==> flow/design.v <==
module calc_mvd_cost (
    input                       ap_clk,
    input                       ap_rst,
    input                       ap_start,
    input                       ap_ce,
    output logic                ap_done,
    output logic                ap_ready,
    output logic                ap_idle,
    input        [31:0]         x,
    input        [31:0]         y,
    input        [31:0]         mv_shift,
    input        [15:0]         mv_cand_0,
    input        [15:0]         mv_cand_1,
    input        [15:0]         mv_cand_2,
    input        [15:0]         mv_cand_3,
    output logic [63:0]         bitcost,
    output logic                bitcost_ap_vld,
    input        [63:0]         lambda_sqrt_integer_int64,
    input        [63:0]         lambda_sqrt_decimal_int64,
    output logic [63:0]         mvd_cost_int64,
    output logic                mvd_cost_int64_ap_vld
);
    localparam LAMBDA_DECIMAL_SHIFT_BITS = 14;
    localparam CTX_FRAC_BITS = 15;
    logic [31:0] x_shifted, y_shifted;
    logic [63:0] lambda_sqrt_integer_reg, lambda_sqrt_decimal_reg;
    logic [63:0] lambda_sqrt_integer_s2, lambda_sqrt_decimal_s2;
    logic [63:0] lambda_sqrt_integer_s3, lambda_sqrt_decimal_s3;
    logic [15:0] mv_cand_reg[4];
    logic [3:0] pipeline_valid;
    logic same_cand;
    logic [63:0] cand1_cost, cand2_cost;
    logic [63:0] selected_cost;
    logic [63:0] bitcost_s3;
    logic [63:0] cost_mult_lambda_int;
    logic [63:0] cost_mult_lambda_dec;
    logic ap_idle_r;
    logic ap_done_r;
    always_ff @(posedge ap_clk or posedge ap_rst) begin
        if (ap_rst) begin
            ap_idle_r <= 1'b1;
            ap_done_r <= 1'b0;
            x_shifted <= 32'b0;
            y_shifted <= 32'b0;
            lambda_sqrt_integer_reg <= 64'b0;
            lambda_sqrt_decimal_reg <= 64'b0;
            mv_cand_reg[0] <= 16'b0;
            mv_cand_reg[1] <= 16'b0;
            mv_cand_reg[2] <= 16'b0;
            mv_cand_reg[3] <= 16'b0;
            pipeline_valid[0] <= 1'b0;
            same_cand <= 1'b0;
            cand1_cost <= 64'b0;
            cand2_cost <= 64'b0;
            lambda_sqrt_integer_s2 <= 64'b0;
            lambda_sqrt_decimal_s2 <= 64'b0;
            pipeline_valid[1] <= 1'b0;
            selected_cost <= 0;
            lambda_sqrt_integer_s3 <= 64'b0;
            lambda_sqrt_decimal_s3 <= 64'b0;
            pipeline_valid[2] <= 1'b0;
            bitcost_s3 <= 64'b0;
            cost_mult_lambda_int <= 64'b0;
            cost_mult_lambda_dec <= 64'b0;
            pipeline_valid[3] <= 1'b0;
            bitcost <= 64'b0;
            bitcost_ap_vld <= 1'b0;
            mvd_cost_int64 <= 64'b0;
            mvd_cost_int64_ap_vld <= 1'b0;
        end
        else if (ap_ce) begin
            ap_idle_r <= ap_idle;
            ap_done_r <= ap_done;
            if (ap_start) begin
                x_shifted <= x << mv_shift;
                y_shifted <= y << mv_shift;
                lambda_sqrt_integer_reg <= lambda_sqrt_integer_int64;
                lambda_sqrt_decimal_reg <= lambda_sqrt_decimal_int64;
                mv_cand_reg[0] <= mv_cand_0;
                mv_cand_reg[1] <= mv_cand_1;
                mv_cand_reg[2] <= mv_cand_2;
                mv_cand_reg[3] <= mv_cand_3;
                pipeline_valid[0] <= 1'b1;
            end
            else begin
                pipeline_valid[0] <= 1'b0;
            end
            pipeline_valid[1] <= pipeline_valid[0];
            lambda_sqrt_integer_s2 <= lambda_sqrt_integer_reg;
            lambda_sqrt_decimal_s2 <= lambda_sqrt_decimal_reg;
                same_cand <= (mv_cand_reg[0] == mv_cand_reg[2]) && (mv_cand_reg[1] == mv_cand_reg[3]);
                cand1_cost <= get_mvd_coding_cost(
                    $signed(x_shifted) - $signed(mv_cand_reg[0]),
                    $signed(y_shifted) - $signed(mv_cand_reg[1])
                );
                cand2_cost <= get_mvd_coding_cost(
                    $signed(x_shifted) - $signed(mv_cand_reg[2]),
                    $signed(y_shifted) - $signed(mv_cand_reg[3])
                );
            pipeline_valid[2] <= pipeline_valid[1];
            lambda_sqrt_integer_s3 <= lambda_sqrt_integer_s2;
            lambda_sqrt_decimal_s3 <= lambda_sqrt_decimal_s2;
                if (same_cand) begin
                    selected_cost <= cand1_cost;
                end
                else begin
                    selected_cost <= (cand2_cost < cand1_cost) ? cand2_cost : cand1_cost;
                end
            pipeline_valid[3] <= pipeline_valid[2];
                bitcost_s3 <= selected_cost;
                cost_mult_lambda_int <= selected_cost * lambda_sqrt_integer_s3;
                cost_mult_lambda_dec <= selected_cost * lambda_sqrt_decimal_s3;
            bitcost_ap_vld <= pipeline_valid[3];
            mvd_cost_int64_ap_vld <= pipeline_valid[3];
                bitcost <= bitcost_s3;
                mvd_cost_int64 <= cost_mult_lambda_int + (cost_mult_lambda_dec >> LAMBDA_DECIMAL_SHIFT_BITS);
        end
    end
    assign ap_ready = 1'b1;
    assign ap_done  = mvd_cost_int64_ap_vld;
    always_comb begin
        ap_idle = ap_idle_r;
        if (ap_start && ap_ce) begin
            ap_idle = 0;
        end
        else if (ap_done_r && ap_ce) begin
            ap_idle = 1;
        end
    end
    function automatic logic [63:0] get_mvd_coding_cost(input logic signed [31:0] mvd_hor, input logic signed [31:0] mvd_ver);
        logic [63:0] bitcost_temp;
        logic [63:0] x_abs, y_abs;
        logic [63:0] Q;
        logic [63:0] a, b;
        bitcost_temp = 64'd4 << CTX_FRAC_BITS;
        x_abs = (mvd_hor < 0) ? -mvd_hor : mvd_hor;
        y_abs = (mvd_ver < 0) ? -mvd_ver : mvd_ver;
        Q = 64'd1 << CTX_FRAC_BITS;
        bitcost_temp += (x_abs == 1) ? Q : 64'b0;
        bitcost_temp += (y_abs == 1) ? Q : 64'b0;
        a = get_ep_ex_golomb_bitcost_withpow(x_abs);
        b = get_ep_ex_golomb_bitcost_withpow(y_abs);
        get_mvd_coding_cost = ((a + b + bitcost_temp) >> CTX_FRAC_BITS) << 34;
    endfunction
    function automatic logic [63:0] get_ep_ex_golomb_bitcost_withpow(input logic [63:0] symbol);
        if (symbol >= 32768)
            get_ep_ex_golomb_bitcost_withpow = 64'd983040;
        else if (symbol >= 16384)
            get_ep_ex_golomb_bitcost_withpow = 64'd917504;
        else if (symbol >= 8192)
            get_ep_ex_golomb_bitcost_withpow = 64'd851968;
        else if (symbol >= 4096)
            get_ep_ex_golomb_bitcost_withpow = 64'd786432;
        else if (symbol >= 2048)
            get_ep_ex_golomb_bitcost_withpow = 64'd720896;
        else if (symbol >= 1024)
            get_ep_ex_golomb_bitcost_withpow = 64'd655360;
        else if (symbol >= 512)
            get_ep_ex_golomb_bitcost_withpow = 64'd589824;
        else if (symbol >= 256)
            get_ep_ex_golomb_bitcost_withpow = 64'd524288;
        else if (symbol >= 128)
            get_ep_ex_golomb_bitcost_withpow = 64'd458752;
        else if (symbol >= 64)
            get_ep_ex_golomb_bitcost_withpow = 64'd393216;
        else if (symbol >= 32)
            get_ep_ex_golomb_bitcost_withpow = 64'd327680;
        else if (symbol >= 16)
            get_ep_ex_golomb_bitcost_withpow = 64'd262144;
        else if (symbol >= 8)
            get_ep_ex_golomb_bitcost_withpow = 64'd196608;
        else if (symbol >= 4)
            get_ep_ex_golomb_bitcost_withpow = 64'd131072;
        else if (symbol >= 2)
            get_ep_ex_golomb_bitcost_withpow = 64'd65536;
        else
            get_ep_ex_golomb_bitcost_withpow = 64'd0;
    endfunction
endmodule
# Reports on calc_mvd_cost
# What the tools print for calc_mvd_cost, step after step.
# Lines are those of the file above, counted from 1.
# Operators carry their Yosys type and port widths (W data, S select, Z words).
design:
  top: "calc_mvd_cost"
  clock_port: "ap_clk"
  library: "sky130hd"
  pvt_corner: "tt_025C_1v80"

# Word-level counts
# Yosys after proc, flatten, opt, wreduce and memory -nomap, before mapping. Enables and synchronous resets that opt folds into registers are not counted as muxes. Print and check cells are not counted. Equal cells are merged and count once.
word_totals:
  in_bits: 292
  latch_bits: 0
  register_bits: 964
  output_inout_bits: 133
  clocked_rd_ports_x_width: 0
  ram_bits: 0
  rom_bits: 0
  memories: 0
op_classes:
  mux: 77
  reduce_and_logical: 4
  bitwise: 0
  n_addsub: 17
  eq_ne: 6
  div: 0
  cmp: 65
  n_shift: 2
  mul: 2
op_table:
  columns: ["operator", "n"]
  rows:
  - ["$mul A64 B64 Y64", 2]
  - ["$mux W20", 32]
  - ["$mux W64", 6]
  - ["$mux W19", 16]
  - ["$neg A32 Y64", 4]
  - ["$eq A64 B1 Y1 const B", 4]
  - ["$ge A64 B10 Y1 const B", 4]
  - ["$ge A64 B11 Y1 const B", 4]
  - ["$ge A64 B12 Y1 const B", 4]
  - ["$ge A64 B13 Y1 const B", 4]
  - ["$ge A64 B14 Y1 const B", 4]
  - ["$ge A64 B15 Y1 const B", 4]
  - ["$ge A64 B16 Y1 const B", 4]
  - ["$ge A64 B2 Y1 const B", 4]
  - ["$ge A64 B3 Y1 const B", 4]
  - ["$ge A64 B4 Y1 const B", 4]
  - ["$ge A64 B5 Y1 const B", 4]
  - ["$ge A64 B6 Y1 const B", 4]
  - ["$ge A64 B7 Y1 const B", 4]
  - ["$ge A64 B8 Y1 const B", 4]
  - ["$ge A64 B9 Y1 const B", 4]
  - ["$mux W45", 4]
  - ["$mux W18", 8]
  - ["$lt A32 B1 Y1 const B", 4]
  - ["$sub A32 B16 Y32", 4]
  - ["$add A45 B20 Y45", 2]
  - ["$add A45 B45 Y45", 2]
  - ["$mux W17", 4]
# Other operator kinds: 10; their cells: 21.

# Logic depth
# Depth = most cells in a row (Yosys ltp): at word level without a register or memory, in the mapped netlist without a sequential cell, where the memories' decode and read muxes count.
logic_depth:
  word_depth: 22
  ABC_AREA: 0
  mapped_depth: 33

# Synthesis result
# Yosys stat after the flow's synthesis: flattened, memories mapped to cells. It holds for the ABC_AREA given above (unset counts as 0); a run with the other value may have another netlist.
# Totals and module areas in this step are rounded.
types:
  columns: ["type", "n", "area_total_um2"]
  rows:
  - ["sky130_fd_sc_hd__dfrtp_1", 454, 1.14E+04]
  - ["sky130_fd_sc_hd__ha_1", 619, 7.74E+03]
  - ["sky130_fd_sc_hd__fa_1", 235, 4.7E+03]
  - ["sky130_fd_sc_hd__mux2_2", 355, 4E+03]
  - ["sky130_fd_sc_hd__inv_1", 599, 2.25E+03]
  - ["sky130_fd_sc_hd__nand2_1", 458, 1.72E+03]
  - ["sky130_fd_sc_hd__xnor2_1", 189, 1.66E+03]
  - ["sky130_fd_sc_hd__a21oi_1", 274, 1.37E+03]
  - ["sky130_fd_sc_hd__and2_1", 196, 1.23E+03]
  - ["sky130_fd_sc_hd__o21ai_0", 208, 1.04E+03]
  - ["sky130_fd_sc_hd__mux4_2", 42, 945.907]
  - ["sky130_fd_sc_hd__nor2_1", 242, 908.371]
  - ["sky130_fd_sc_hd__mux2i_1", 89, 890.854]
  - ["sky130_fd_sc_hd__a211oi_1", 97, 728.198]
  - ["sky130_fd_sc_hd__clkbuf_1", 194, 728.198]
  - ["sky130_fd_sc_hd__nor2b_1", 100, 625.6]
  - ["sky130_fd_sc_hd__xor2_1", 70, 613.088]
  - ["sky130_fd_sc_hd__buf_4", 80, 600.576]
# Other cell types: 85; their cells: 1044.
mapped:
  seqArea_um2: 11000
  synth_area_um2: 51000
  buffers: 293
  ffs: 455
  stdcells: 5545

# Path before layout
# OpenSTA on the mapped netlist: ideal clock, no wires. The path of least setup slack (recovery checks aside). Input and output delay are each 20% of the period. Register names are those of the netlist, which keeps one name where synthesis merged equal registers.
synth_path:
  path_type: "reg-to-reg"
  start: "reg (name not given)"
  end: "reg (name not given)"
  delay_ps: 7447
  launch_ps: 0
  setup_time_ps: 137
  period_ps: 9000
  path_buffers: 2
  setup_slack_ps: 1553
  arrival_time_ps: 7310
  path_stages: 30
  synth_period_reached_ps: 7447
# "delay_ps" = arrival - input delay + setup time.
# "path_stages": output pins that drive a net of the path, with the launching flip-flop's if there is one; two outputs of one cell count as two.
# "synth_period_reached_ps" = period - worst setup slack (recovery checks aside). The figure is calculated, with input and output delays left at 20% of the set period.
# The rows between start and end are the longest chain of elaborated cells between them; the timing report does not say that the signal goes this way. Where chains are equally long, one stands for them.
# A line is the first line of the expression or statement that the cell stems from. Yosys adds cells for indexed reads and writes and turns some case tables into memories.
synth_between:
  cell_sequence: "sky130_fd_sc_hd__dfrtp_1 > sky130_fd_sc_hd__clkbuf_1 > sky130_fd_sc_hd__clkbuf_1 > sky130_fd_sc_hd__nand2_1 > sky130_fd_sc_hd__fa_1 > sky130_fd_sc_hd__inv_1 > sky130_fd_sc_hd__fa_1 > sky130_fd_sc_hd__fa_1 > sky130_fd_sc_hd__ha_1 > sky130_fd_sc_hd__ha_1 > sky130_fd_sc_hd__inv_1 > sky130_fd_sc_hd__fa_1 > sky130_fd_sc_hd__inv_1 > sky130_fd_sc_hd__ha_1 > sky130_fd_sc_hd__ha_1 > sky130_fd_sc_hd__ha_1 > sky130_fd_sc_hd__ha_1 > sky130_fd_sc_hd__ha_1 > sky130_fd_sc_hd__and3_1 > sky130_fd_sc_hd__a221o_1 > sky130_fd_sc_hd__nor4_1 > sky130_fd_sc_hd__or3_1 > sky130_fd_sc_hd__a31oi_1 > sky130_fd_sc_hd__a41oi_1 > sky130_fd_sc_hd__a21oi_1 > sky130_fd_sc_hd__a211oi_1 > sky130_fd_sc_hd__o21bai_1 > sky130_fd_sc_hd__a21oi_1 > sky130_fd_sc_hd__xnor2_1 > sky130_fd_sc_hd__a21oi_1"
  elab_chain_len: 1
synth_lines:
  columns: ["item", "line"]
  rows:
  - ["start: declaration", 33]
  - ["start: assignment", 104]
  - ["start: assignment", 107]
  - ["$mul A64 B64 Y64", 112]
  - ["end: assignment", 64]
  - ["end: assignment", 112]
  - ["end: declaration", 36]

# Path in the finished layout
# From the final timing report of flow run 1: the path of least setup slack in the routed layout; clock arrival at registers is part of the times.
# The report prints the path's times to 10 ps; the period is as set.
layout_path:
  path_type: "reg-to-reg"
  start: "reg (name not given)"
  end: "reg (name not given)"
  setup_slack_ps: 980
  path_stages: 31
  path_buffers: 2
  arrival_time_ps: 8540
  setup_time_ps: 110
  launch_ps: 640
  period_ps: 9000
# The rows between start and end are the longest chain of elaborated cells between them; the timing report does not say that the signal goes this way. Where chains are equally long, one stands for them.
layout_between:
  cell_sequence: "sky130_fd_sc_hd__dfrtp_2 > sky130_fd_sc_hd__buf_4 > sky130_fd_sc_hd__buf_4 > sky130_fd_sc_hd__nand2_1 > sky130_fd_sc_hd__fa_1 > sky130_fd_sc_hd__inv_1 > sky130_fd_sc_hd__fa_1 > sky130_fd_sc_hd__fa_1 > sky130_fd_sc_hd__ha_1 > sky130_fd_sc_hd__ha_1 > sky130_fd_sc_hd__ha_1 > sky130_fd_sc_hd__ha_1 > sky130_fd_sc_hd__ha_1 > sky130_fd_sc_hd__inv_1 > sky130_fd_sc_hd__fa_1 > sky130_fd_sc_hd__inv_1 > sky130_fd_sc_hd__ha_1 > sky130_fd_sc_hd__ha_1 > sky130_fd_sc_hd__o21ai_0 > sky130_fd_sc_hd__nand2b_1 > sky130_fd_sc_hd__a21oi_1 > sky130_fd_sc_hd__a211oi_1 > sky130_fd_sc_hd__nor2_1 > sky130_fd_sc_hd__a21oi_1 > sky130_fd_sc_hd__a211oi_1 > sky130_fd_sc_hd__o31ai_1 > sky130_fd_sc_hd__o21ai_0 > sky130_fd_sc_hd__nand2b_1 > sky130_fd_sc_hd__a21oi_1 > sky130_fd_sc_hd__xnor2_1 > sky130_fd_sc_hd__mux2_2"
  elab_chain_len: 1
layout_lines:
  columns: ["item", "line"]
  rows:
  - ["start: declaration", 33]
  - ["start: assignment", 104]
  - ["start: assignment", 107]
  - ["$mul A64 B64 Y64", 111]
  - ["end: assignment", 63]
  - ["end: assignment", 111]
  - ["end: declaration", 35]

Subject: calc_mvd_cost on sky130hd, stored results

Hello all,

Stored flow runs of calc_mvd_cost (3 of them; Yosys, OpenROAD, sky130hd). They differ in their settings and are not a sequence. Constraints: input delay and output delay 20% of the set period each, output load 0.01 pF.
"worst_setup_path_time_ps" is the time allowed to the run's worst setup path (the clock period less input and output delay, where it has them) less its slack. Clock arrival times count: a late capture clock shortens it, a late launch clock lengthens it.
"totalPower_mw" rests on the timing tool's default activity at the inputs, not on a simulated workload.
"worst_setup_path_time_ps" is given in steps of 10 ps.
Measured values are rounded.

--- flow run 1 ---
==> flow/run.sh <==
#!/bin/bash
# the make line also repeats the synthesis and layout settings of config.mk as NAME=value (left out here)
make -C /OpenROAD-flow-scripts/flow DESIGN_CONFIG=/design/flow/config.mk WORK_HOME=/design/flow/orfs CLKGATE_MAP_FILE= finish
==> flow/config.mk <==
export PLATFORM = sky130hd
export DESIGN_NAME = calc_mvd_cost
export DESIGN_NICKNAME = calc_mvd_cost
export VERILOG_FILES = /design/flow/design.v
export SDC_FILE = /design/flow/constraint.sdc
export NUM_CORES = 4
export LEC_CHECK = 0
export CAP_MARGIN = 20
export CORE_MARGIN = 2
export CORE_UTILIZATION = 40
export CTS_CLUSTER_SIZE = 37
export GPL_TIMING_DRIVEN = 1
export HOLD_SLACK_MARGIN = 0.06
export SETUP_SLACK_MARGIN = 0.17
export SLEW_MARGIN = 40
export TNS_END_PERCENT = 10
==> flow/constraint.sdc <==
create_clock -name core_clock -period 9.0 [get_ports {ap_clk}]
set_input_delay 1.8000 -clock core_clock [delete_from_list [all_inputs] [get_ports {ap_clk}]]
set_output_delay 1.8000 -clock core_clock [all_outputs]
set_load 0.01 [all_outputs]

==> results, as YAML <==
results:
  totalPower_mw: 17
  utilization_pct: 45
  tns_ps: 0
  worst_setup_path_time_ps: 8020
  critical_path_kind: "reg-to-reg"
  post_synth_area_um2: 51000
  die_area_um2: 130000
  fin_hold_ws_ps: 490
  ws_setup_ps: 980

--- flow run 2 ---
==> flow/run.sh <==
#!/bin/bash
# the make line also repeats the synthesis and layout settings of config.mk as NAME=value (left out here)
make -C /OpenROAD-flow-scripts/flow DESIGN_CONFIG=/design/flow/config.mk WORK_HOME=/design/flow/orfs CLKGATE_MAP_FILE= finish
==> flow/config.mk <==
export PLATFORM = sky130hd
export DESIGN_NAME = calc_mvd_cost
export DESIGN_NICKNAME = calc_mvd_cost
export VERILOG_FILES = /design/flow/design.v
export SDC_FILE = /design/flow/constraint.sdc
export NUM_CORES = 4
export LEC_CHECK = 0
export CAP_MARGIN = 20
export CORE_MARGIN = 2
export CORE_UTILIZATION = 40
export SETUP_SLACK_MARGIN = 2.08
export SLEW_MARGIN = 20
==> flow/constraint.sdc <==
create_clock -name core_clock -period 8.14 [get_ports {ap_clk}]
set_input_delay 1.6280 -clock core_clock [delete_from_list [all_inputs] [get_ports {ap_clk}]]
set_output_delay 1.6280 -clock core_clock [all_outputs]
set_load 0.01 [all_outputs]

==> results, as YAML <==
results:
  totalPower_mw: 24
  utilization_pct: 49
  tns_ps: 0
  worst_setup_path_time_ps: 6990
  critical_path_kind: "reg-to-reg"
  post_synth_area_um2: 51000
  die_area_um2: 130000
  fin_hold_ws_ps: 500
  ws_setup_ps: 1200

--- flow run 3 ---
==> flow/run.sh <==
#!/bin/bash
# the make line also repeats the synthesis and layout settings of config.mk as NAME=value (left out here)
make -C /OpenROAD-flow-scripts/flow DESIGN_CONFIG=/design/flow/config.mk WORK_HOME=/design/flow/orfs CLKGATE_MAP_FILE= finish
==> flow/config.mk <==
export PLATFORM = sky130hd
export DESIGN_NAME = calc_mvd_cost
export DESIGN_NICKNAME = calc_mvd_cost
export VERILOG_FILES = /design/flow/design.v
export SDC_FILE = /design/flow/constraint.sdc
export NUM_CORES = 4
export LEC_CHECK = 0
export ABC_AREA = 1
export CAP_MARGIN = 20
export CELL_PAD_IN_SITES_DETAIL_PLACEMENT = 2
export CELL_PAD_IN_SITES_GLOBAL_PLACEMENT = 3
export CORE_MARGIN = 2
export CORE_UTILIZATION = 40
export CTS_CLUSTER_DIAMETER = 130
export CTS_CLUSTER_SIZE = 87
export GPL_ROUTABILITY_DRIVEN = 1
export GPL_TIMING_DRIVEN = 1
export MAX_ROUTING_LAYER = met4
export MIN_ROUTING_LAYER = met1
export SETUP_SLACK_MARGIN = 0.17
export SLEW_MARGIN = 40
export TNS_END_PERCENT = 10
==> flow/constraint.sdc <==
create_clock -name core_clock -period 9.0 [get_ports {ap_clk}]
set_input_delay 1.8000 -clock core_clock [delete_from_list [all_inputs] [get_ports {ap_clk}]]
set_output_delay 1.8000 -clock core_clock [all_outputs]
set_load 0.01 [all_outputs]

==> results, as YAML <==
results:
  totalPower_mw: 11
  utilization_pct: 44
  tns_ps: 0
  worst_setup_path_time_ps: 8430
  critical_path_kind: "reg-to-reg"
  post_synth_area_um2: 53000
  die_area_um2: 130000
  fin_hold_ws_ps: 490
  ws_setup_ps: 570

Thanks
